==> flow/design.v <==
module div 
	#(
		parameter W=32,
					 CBIT=6		 
	 )
	(
		input wire clk, reset, str_trg,
		input wire [W-1:0] dvsr, dvnd,
		output reg ready, done_trg,
		output wire [W-1:0] quo,rmd
	);
	localparam [1:0]
		idle = 2'b00,
		op = 2'b01,
		last = 2'b10,
		done = 2'b11;
	reg [1:0] state_reg, state_next;
	reg [W-1:0] rh_reg, rh_next, rl_reg, rl_next, rh_tmp, d_reg, d_next;
	reg [CBIT-1:0] n_reg, n_next;
	reg q_bit, start;
	always @ (posedge clk, posedge reset)
		if (reset)
		begin
			state_reg<=idle;
			rh_reg<=0;
			rl_reg<=0;
			d_reg<=0;
			n_reg<=0;
		end
		else
		begin
			state_reg<=state_next;
			rh_reg<=rh_next;
			rl_reg<=rl_next;
			d_reg<=d_next;
			n_reg<=n_next;
		end
		always @*
		begin
			start = str_trg;
			state_next = state_reg;
			ready = 1'b0;
			done_trg = 1'b0;
			rh_next = rh_reg;
			rl_next = rl_reg;
			d_next = d_reg;
			n_next = n_reg;
			case (state_reg)
				idle:
				begin
					ready = 1'b1;
					if (start)
					begin
						rh_next = 0;
						rl_next = dvnd;   
						d_next = dvsr;    
						n_next = W+1;     
						state_next = op;
					end
				end
				op:
				begin
					rl_next  = {rl_reg[W-2:0], q_bit};
					rh_next = {rh_tmp[W-2:0], rl_reg[W-1]};
					n_next = n_reg-1;
					if (n_next==1)
						state_next = last;
				end
				last:  
				begin
					rl_next = {rl_reg[W-2:0], q_bit};
					rh_next = rh_tmp;
					state_next = done;
				end
				done:
				begin
					done_trg = 1'b1;
					state_next = idle;
				end
				default: state_next = idle;
			endcase
		end
		always @*
			if (rh_reg >= d_reg)
			begin
				rh_tmp = rh_reg - d_reg;
				q_bit=1'b1;
			end
			else
			begin
				rh_tmp = rh_reg;
				q_bit = 1'b0;
			end
		assign quo = rl_reg;
		assign rmd = rh_reg;
endmodule
module div_avalon
	#(
		parameter W     = 32,
				  CBIT  = 6		 
	 )
	(
		input wire clk, reset,
		input wire [2:0] div_address,
		input wire div_chipselect,
		input wire div_write,
		input wire [W-1:0] div_writedata,
		output wire [W-1:0] div_readdata,
		output wire div_irq,
		output wire div_rdy
	);
    localparam [2:0]
        SET_DIVIDEND  = 3'h0,
        SET_DIVISOR   = 3'h1,
        START         = 3'h2,
        GET_QUOTIENT  = 3'h3,
        GET_REMAINDER = 3'h4,
        GET_READY     = 3'h5,
        DONE_TRG      = 3'h6;
	wire div_start, div_ready, set_done_trg, clr_done_trg;
	reg [W-1:0] dvnd_reg, dvsr_reg;
	reg done_trg_reg;
	wire [W-1:0] quo, rmd;
	wire wr_en, wr_dvnd, wr_dvsr;
	div #(.W(32), .CBIT(6)) d1
		 ( .clk(clk), .reset(reset), .str_trg(div_start), .dvsr(dvsr_reg), .dvnd(dvnd_reg),   
		   .ready(div_ready), .done_trg(set_done_trg), .quo(quo), .rmd(rmd));         
	always @ (posedge clk, posedge reset)
	begin
		if (reset)
		begin
			dvnd_reg <= 0;
			dvsr_reg <= 0;
			done_trg_reg <= 0;
		end
		else
		begin
			if (wr_dvnd)
				dvnd_reg <= div_writedata;
			if (wr_dvsr)
				dvsr_reg <= div_writedata;
			if (set_done_trg)
				done_trg_reg <= 1'b1;
			else if (clr_done_trg)
				done_trg_reg <= 1'b0;
		end
	end
	assign wr_en = div_write & div_chipselect;
	assign wr_dvnd = (div_address == SET_DIVIDEND) & wr_en;
	assign wr_dvsr = (div_address == SET_DIVISOR) & wr_en;
	assign div_start = (div_address == START) & wr_en;
	assign clr_done_trg = (div_address == DONE_TRG) & wr_en;
	assign div_readdata = (div_address == GET_QUOTIENT) ? quo :
								 (div_address == GET_REMAINDER) ? rmd :
								 (div_address == GET_READY) ? {31'b0, div_ready} : {31'b0, done_trg_reg};
	assign div_rdy = div_ready;
	assign div_irq = done_trg_reg;
endmodule
Lab notebook: div_avalon

* Tool chain data of div_avalon
Each step is given for the RTL above and for the edited RTL. "before" refers to lines of the RTL above, "after" to lines of the edited file. "difference": "after" minus "before" as printed here. Operators: Yosys type, input widths -> output width; for muxes data width and select width s. Library cell names are shortened. A cell with n/a has no value.
Set-up: top module div_avalon, clock input clk, cell library sky130hd, corner tt_025C_1v80

* Edit of the RTL
Unified diff, file above to edited file. A script made this edit. It changes what the design does and was not meant as an optimisation.
begin of diff
@@ -106,8 +106,12 @@
 		input wire div_write,
 		input wire [W-1:0] div_writedata,
-		output wire [W-1:0] div_readdata,
+		output wire [W-1:0] div_readdata_out,
 		output wire div_irq,
 		output wire div_rdy
 	);
+    wire [W-1:0] div_readdata;
+    reg [W-1:0] div_readdata_q;
+    always @(posedge clk) div_readdata_q <= div_readdata;
+    assign div_readdata_out = div_readdata_q;
     localparam [2:0]
         SET_DIVIDEND  = 3'h0,
end of diff

* Elaborated design
Counts by Yosys on the flattened word-level netlist (proc, flatten, opt, wreduce; memories kept). Register bits leave out memories and registers merged into their read ports (data or address). Print and check cells are left out. Cells with the same type and inputs are merged into one.
Word-level totals:
- register bits after elaboration | before 169, after 201, difference +32
- latch bits | before 0, after 0, difference 0
- RAM bits | before 0, after 0, difference 0
- memory bits (read-only) | before 0, after 0, difference 0
- clocked read ports x word width | before 0, after 0, difference 0
- memories kept | before 0, after 0, difference 0
- input bits | before 39, after 39, difference 0
- output and inout port bits | before 34, after 34, difference 0
- elaborated cells | before 65, after 66, difference +1
Operators by class:
- $add $sub $neg | before 2, after 2, difference 0
- multiply operators | before 0, after 0, difference 0
- divide/modulo/power cells | before 0, after 0, difference 0
- magnitude comparators | before 1, after 1, difference 0
- equality and inequality tests | before 13, after 13, difference 0
- shift operators | before 0, after 0, difference 0
- mux-type cells | before 20, after 20, difference 0
- bitwise gates (word level) | before 8, after 8, difference 0
- reduce/logical cells | before 12, after 12, difference 0
Operators with widths:
- $mux 32 | before 7, after 7, difference 0
- $and 1x1->1 | before 5, after 5, difference 0
- $mux 1 | before 4, after 4, difference 0
- $reduce_and 2->1 | before 4, after 4, difference 0
- $eq 3x3->1 const B | before 3, after 3, difference 0
- $not 1->1 | before 3, after 3, difference 0
- $eq 2x2->1 const B | before 2, after 2, difference 0
- $eq 3x2->1 const B | before 2, after 2, difference 0
- $mux 2 | before 2, after 2, difference 0
- $ne 2x1->1 const B | before 2, after 2, difference 0
- $pmux 1 s2 | before 2, after 2, difference 0
- $reduce_or 2->1 | before 2, after 2, difference 0
- $reduce_or 3->1 | before 2, after 2, difference 0
- $eq 2x1->1 const B | before 1, after 1, difference 0
- $eq 3x1->1 const B | before 1, after 1, difference 0
- $eq 6x1->1 const B | before 1, after 1, difference 0
- $ge 32x32->1 | before 1, after 1, difference 0
- $logic_not 2->1 | before 1, after 1, difference 0
- $logic_not 3->1 | before 1, after 1, difference 0
- $mux 6 | before 1, after 1, difference 0
- $ne 2x2->1 const B | before 1, after 1, difference 0
- $pmux 2 s4 | before 1, after 1, difference 0
- $pmux 32 s2 | before 1, after 1, difference 0
- $pmux 32 s3 | before 1, after 1, difference 0
- $pmux 6 s2 | before 1, after 1, difference 0
- $reduce_and 3->1 | before 1, after 1, difference 0
- $reduce_bool 2->1 | before 1, after 1, difference 0
- $sub 32x32->32 | before 1, after 1, difference 0
- $sub 6x1->6 const B | before 1, after 1, difference 0

* Depth
Yosys ltp: most cells in a row. Word level: on the elaborated netlist, between registers, memories and ports. Mapped: between sequential cells and ports; inverters and the memories' decode and read muxes count.
Logic depth:
- depth in word-level cells | before 6, after 6, difference 0
- ABC_AREA | before 0, after 0
- gate-level depth with buffers | before 14, after 13, difference -1
- mapped depth without buffers | before 12, after 11, difference -1

* Mapped cells and area
Source: synth_stat.txt of the flow (Yosys; design flattened, memories mapped). It holds for the ABC_AREA given above (unset counts as 0); a run with the other value may have another netlist.
Cell types:
- dfxtp_1 | before 0, after 32, difference +32
- nand2_1 | before 82, after 104, difference +22
- a22oi_1 | before 16, after 5, difference -11
- o211ai_1 | before 5, after 16, difference +11
- a21oi_1 | before 46, after 36, difference -10
- o221ai_1 | before 6, after 15, difference +9
- clkbuf_1 | before 35, after 27, difference -8
- o21ai_0 | before 77, after 70, difference -7
- nor2_1 | before 39, after 46, difference +7
- a21o_1 | before 18, after 12, difference -6
- and3_1 | before 10, after 4, difference -6
- nor3_1 | before 9, after 13, difference +4
- a211oi_1 | before 4, after 8, difference +4
- o21ai_1 | before 2, after 6, difference +4
- a21oi_2 | before 0, after 4, difference +4
- buf_1 | before 6, after 9, difference +3
- a31oi_1 | before 5, after 8, difference +3
- nand3b_1 | before 3, after 0, difference -3
Not every row of either side is listed.
Synthesis totals:
- mapped cells | before 909, after 981, difference +72
- synthesis area (um^2) | before 9451.6, after 10308.6, difference +857.0
- area of sequential cells (um^2) | before 4280.4, after 4921.0, difference +640.6
- flip-flops | before 171, after 203, difference +32
- buffer cells | before 49, after 48, difference -1
The figures by module come from a second, unflattened synthesis with its own total; it is not the netlist above.
Second synthesis, totals:
- cells (unflattened synthesis) | before 939, after 970, difference +31
- area (unflattened synthesis) (um^2) | before 9547.9, after 10204.8, difference +656.9
Rows give one instance, submodules left out.
Modules, before:
- div | times used 1, cells 748, area 6598.8 um^2, seq. area 2653.8 um^2
- div_avalon | times used 1, cells 191, area 2949.1 um^2, seq. area 1626.6 um^2
Modules, after:
- div | times used 1, cells 748, area 6598.8 um^2, seq. area 2653.8 um^2
- div_avalon | times used 1, cells 222, area 3606.0 um^2, seq. area 2267.2 um^2

* Worst setup path after synthesis
Source: OpenSTA report_checks on the synthesized netlist (no wires, ideal clock, input and output delay 20% of the period each), path of least setup slack; recovery checks are left aside. Register names are those of the netlist, which keeps one name where synthesis merged equal registers.
Timing post-synthesis:
- path kind | before input -> register, after register -> register
- from | before input div_address[1], after register d1.rh_reg[0]
- to | before register d1.rh_reg[30], after register d1.rh_reg[7]
- clock period (ns) | before 5.0, after 5.0, difference 0.0
- external input delay (ns) | before 1.000
- library setup time (ns) | before 0.128, after 0.118, difference -0.010
- time at the first pin (ns) | before 1.000, after 0.000, difference -1.000
- arrival time (ns) | before 2.950, after 2.535, difference -0.415
- required time (ns) | before 4.872, after 4.882, difference +0.010
- path slack (ns) | before 1.923, after 2.347, difference +0.424
- path delay (ns) | before 2.078, after 2.653, difference +0.575
- stages | before 9, after 13, difference +4
- path buffers | before 2, after 1, difference -1
- synthesis period reached (ns) | before 3.077, after 2.653, difference -0.424
"path delay" is the arrival time less input delay plus setup time. "stages" counts driving pins, that of a launching flip-flop among them; a cell with two outputs on the path counts twice. "synthesis period reached" = period - worst setup slack (recovery checks aside). The figure is calculated, with input and output delays left at 20% of the set period. Between the ends stands the longest chain of elaborated cells between them, by number of cells; it is not shown to be the way that was timed. Of several equally long chains one is given. A line is the first line of the expression or statement that the cell stems from. Yosys adds cells for indexed reads and writes and turns some case tables into memories.
On the way, post-synthesis, before: cell sequence clkbuf_1 -> nand4b_1 -> nand2b_1 -> a21oi_1 -> clkinv_1 -> a21o_1 -> buf_2 -> a222oi_1 -> nand2_1, length of the longest elaborated chain 4, elaborated cells on any way between the ends 6, RTL lines with such cells 3, those cells by class 2 x eq/ne; 2 x mux; 1 x logic; 1 x reduce/logical
RTL lines, path post-synthesis, before:
- from (decl) | RTL line 104 | input wire [2:0] div_address,
- $eq 3x2->1 | RTL line 151 | assign div_start = (div_address == START) & wr_en;
- $and 1x1->1 | RTL line 151
- $mux 32 | RTL line 52 | if (start)
- $pmux 32 s3 | RTL line 48 | case (state_reg)
- to (assign) | RTL line 25 | rh_reg<=0;
- to (assign) | RTL line 33 | rh_reg<=rh_next;
- to (decl) | RTL line 18 | reg [W-1:0] rh_reg, rh_next, rl_reg, rl_next, rh_tmp, d_reg, d_next;
On the way, post-synthesis, after: cell sequence dfrtp_1 -> inv_1 -> ha_1 -> fa_1 -> nand2b_1 -> a21o_1 -> nand3_1 -> a21oi_2 -> o31ai_4 -> buf_6 -> mux2i_1 -> o22ai_1 -> a21o_1, length of the longest elaborated chain 3, elaborated cells on any way between the ends 4, RTL lines with such cells 3, those cells by class 1 x add/sub; 1 x compare; 2 x mux
RTL lines, path post-synthesis, after:
- from (decl) | RTL line 18 | reg [W-1:0] rh_reg, rh_next, rl_reg, rl_next, rh_tmp, d_reg, d_next;
- from (assign) | RTL line 25 | rh_reg<=0;
- from (assign) | RTL line 33 | rh_reg<=rh_next;
- $sub 32x32->32 | RTL line 86 | rh_tmp = rh_reg - d_reg;
- $mux 32 | RTL line 84 | if (rh_reg >= d_reg)
- $pmux 32 s3 | RTL line 48 | case (state_reg)
- to (assign) | RTL line 25
- to (assign) | RTL line 33
- to (decl) | RTL line 18

* Worst path after layout
Path of least setup slack in the final report of the runs of pair A (OpenROAD, finished layout, wires in). Where an end is a register, its clock arrival counts in the times.
Timing post-layout:
- path kind | before input -> output, after register -> register
- from | before input div_address[2], after register d1.rh_reg[0]
- to | before output div_readdata[17], after register d1.rh_reg[21]
- clock period (ns) | before 4.13, after 4.13, difference 0.00
- external input delay (ns) | before 0.83
- output delay (ns) | before 0.83
- library setup time (ns) | after 0.11
- time at the first pin (ns) | before 0.83, after 0.52, difference -0.31
- arrival time (ns) | before 2.75, after 3.66, difference +0.91
- required time (ns) | before 3.30, after 4.53, difference +1.23
- path slack (ns) | before 0.55, after 0.87, difference +0.32
- stages | before 6, after 11, difference +5
- path buffers | before 3, after 0, difference -3
Between the ends stands the longest chain of elaborated cells between them, by number of cells; it is not shown to be the way that was timed. Of several equally long chains one is given.
On the way, post-layout, before: cell sequence clkdlybuf4s50_1 -> inv_1 -> nor3_2 -> buf_12 -> a22o_1 -> clkdlybuf4s50_1, length of the longest elaborated chain 3, elaborated cells on any way between the ends 4, RTL lines with such cells 2, those cells by class 2 x eq/ne; 2 x mux
RTL lines, path post-layout, before:
- from (decl) | RTL line 104 | input wire [2:0] div_address,
- $eq 3x3->1 | RTL line 154 | (div_address == GET_REMAINDER) ? rmd :
- $mux 32 | RTL line 154
- $mux 32 | RTL line 153 | assign div_readdata = (div_address == GET_QUOTIENT) ? quo :
- to (decl) | RTL line 108 | output wire [W-1:0] div_readdata,
On the way, post-layout, after: cell sequence dfrtp_1 -> inv_1 -> ha_1 -> fa_1 -> nand2b_1 -> a21o_1 -> nand3_1 -> a21oi_2 -> o31ai_4 -> o21ai_2 -> a221o_1, length of the longest elaborated chain 3, elaborated cells on any way between the ends 4, RTL lines with such cells 3, those cells by class 1 x add/sub; 1 x compare; 2 x mux
RTL lines, path post-layout, after:
- from (decl) | RTL line 18 | reg [W-1:0] rh_reg, rh_next, rl_reg, rl_next, rh_tmp, d_reg, d_next;
- from (assign) | RTL line 25 | rh_reg<=0;
- from (assign) | RTL line 33 | rh_reg<=rh_next;
- $sub 32x32->32 | RTL line 86 | rh_tmp = rh_reg - d_reg;
- $mux 32 | RTL line 84 | if (rh_reg >= d_reg)
- $pmux 32 s3 | RTL line 48 | case (state_reg)
- to (assign) | RTL line 25
- to (assign) | RTL line 33
- to (decl) | RTL line 18

* Measured runs
Runs of the flow (Yosys, OpenROAD) on both versions; the two runs of a pair have the same settings. The constraints put input and output delay at 20% of the set period each and load the outputs with 0.01 pF.
Settings, pair A: CORE_UTILIZATION 40, period_ns 4.13, CAP_MARGIN 20, CORE_MARGIN 2, SLEW_MARGIN 20
Measured results, pair A:
- chip area after synthesis (Yosys) (um^2) | before 9451.6, after 10308.6, difference +857.0
- die footprint (um^2) | before 24874.0, after 27071.8, difference +2197.8
- standard-cell area after routing (um^2) | before 11126.9, after 12279.3, difference +1152.4
- post-route utilization | before 0.477, after 0.486, difference +0.009
- setup slack of the worst path (ns) | before 0.554, after 0.874, difference +0.320
- post-route setup TNS (ns) | before 0.000, after 0.000, difference 0.000
- worst hold slack (ns) | before 0.494, after 0.501, difference +0.007
- total power of the final layout (mW) | before 8.422, after 5.611, difference -2.811
- period reached (ns) | before 3.576, after 3.256, difference -0.320
Settings, pair B: CAP_MARGIN 0, CELL_PAD_IN_SITES_GLOBAL_PLACEMENT 3, CORE_MARGIN 5, CORE_UTILIZATION 32, CTS_CLUSTER_SIZE 47, MAX_ROUTING_LAYER met5, PLACE_DENSITY 0.9, SETUP_SLACK_MARGIN 0.18, SLEW_MARGIN 30, period_ns 4.69
Measured results, pair B:
- chip area after synthesis (Yosys) (um^2) | before 9451.6, after 10308.6, difference +857.0
- die footprint (um^2) | before 33073.1, after 35904.6, difference +2831.5
- standard-cell area after routing (um^2) | before 11182.0, after 12248.0, difference +1066.0
- post-route utilization | before 0.38, after 0.386, difference +0.006
- setup slack of the worst path (ns) | before 0.741, after 1.234, difference +0.493
- post-route setup TNS (ns) | before 0.000, after 0.000, difference 0.000
- worst hold slack (ns) | before 0.504, after 0.501, difference -0.003
- total power of the final layout (mW) | before 7.464, after 4.884, difference -2.580
- period reached (ns) | before 3.949, after 3.456, difference -0.493
By "period reached" is meant the clock period of the run minus its worst setup slack. This is arithmetic on one report: input and output delays are still those of the set period (20% each). "total power of the final layout": no workload was simulated; the value follows from the tool's default switching activity.
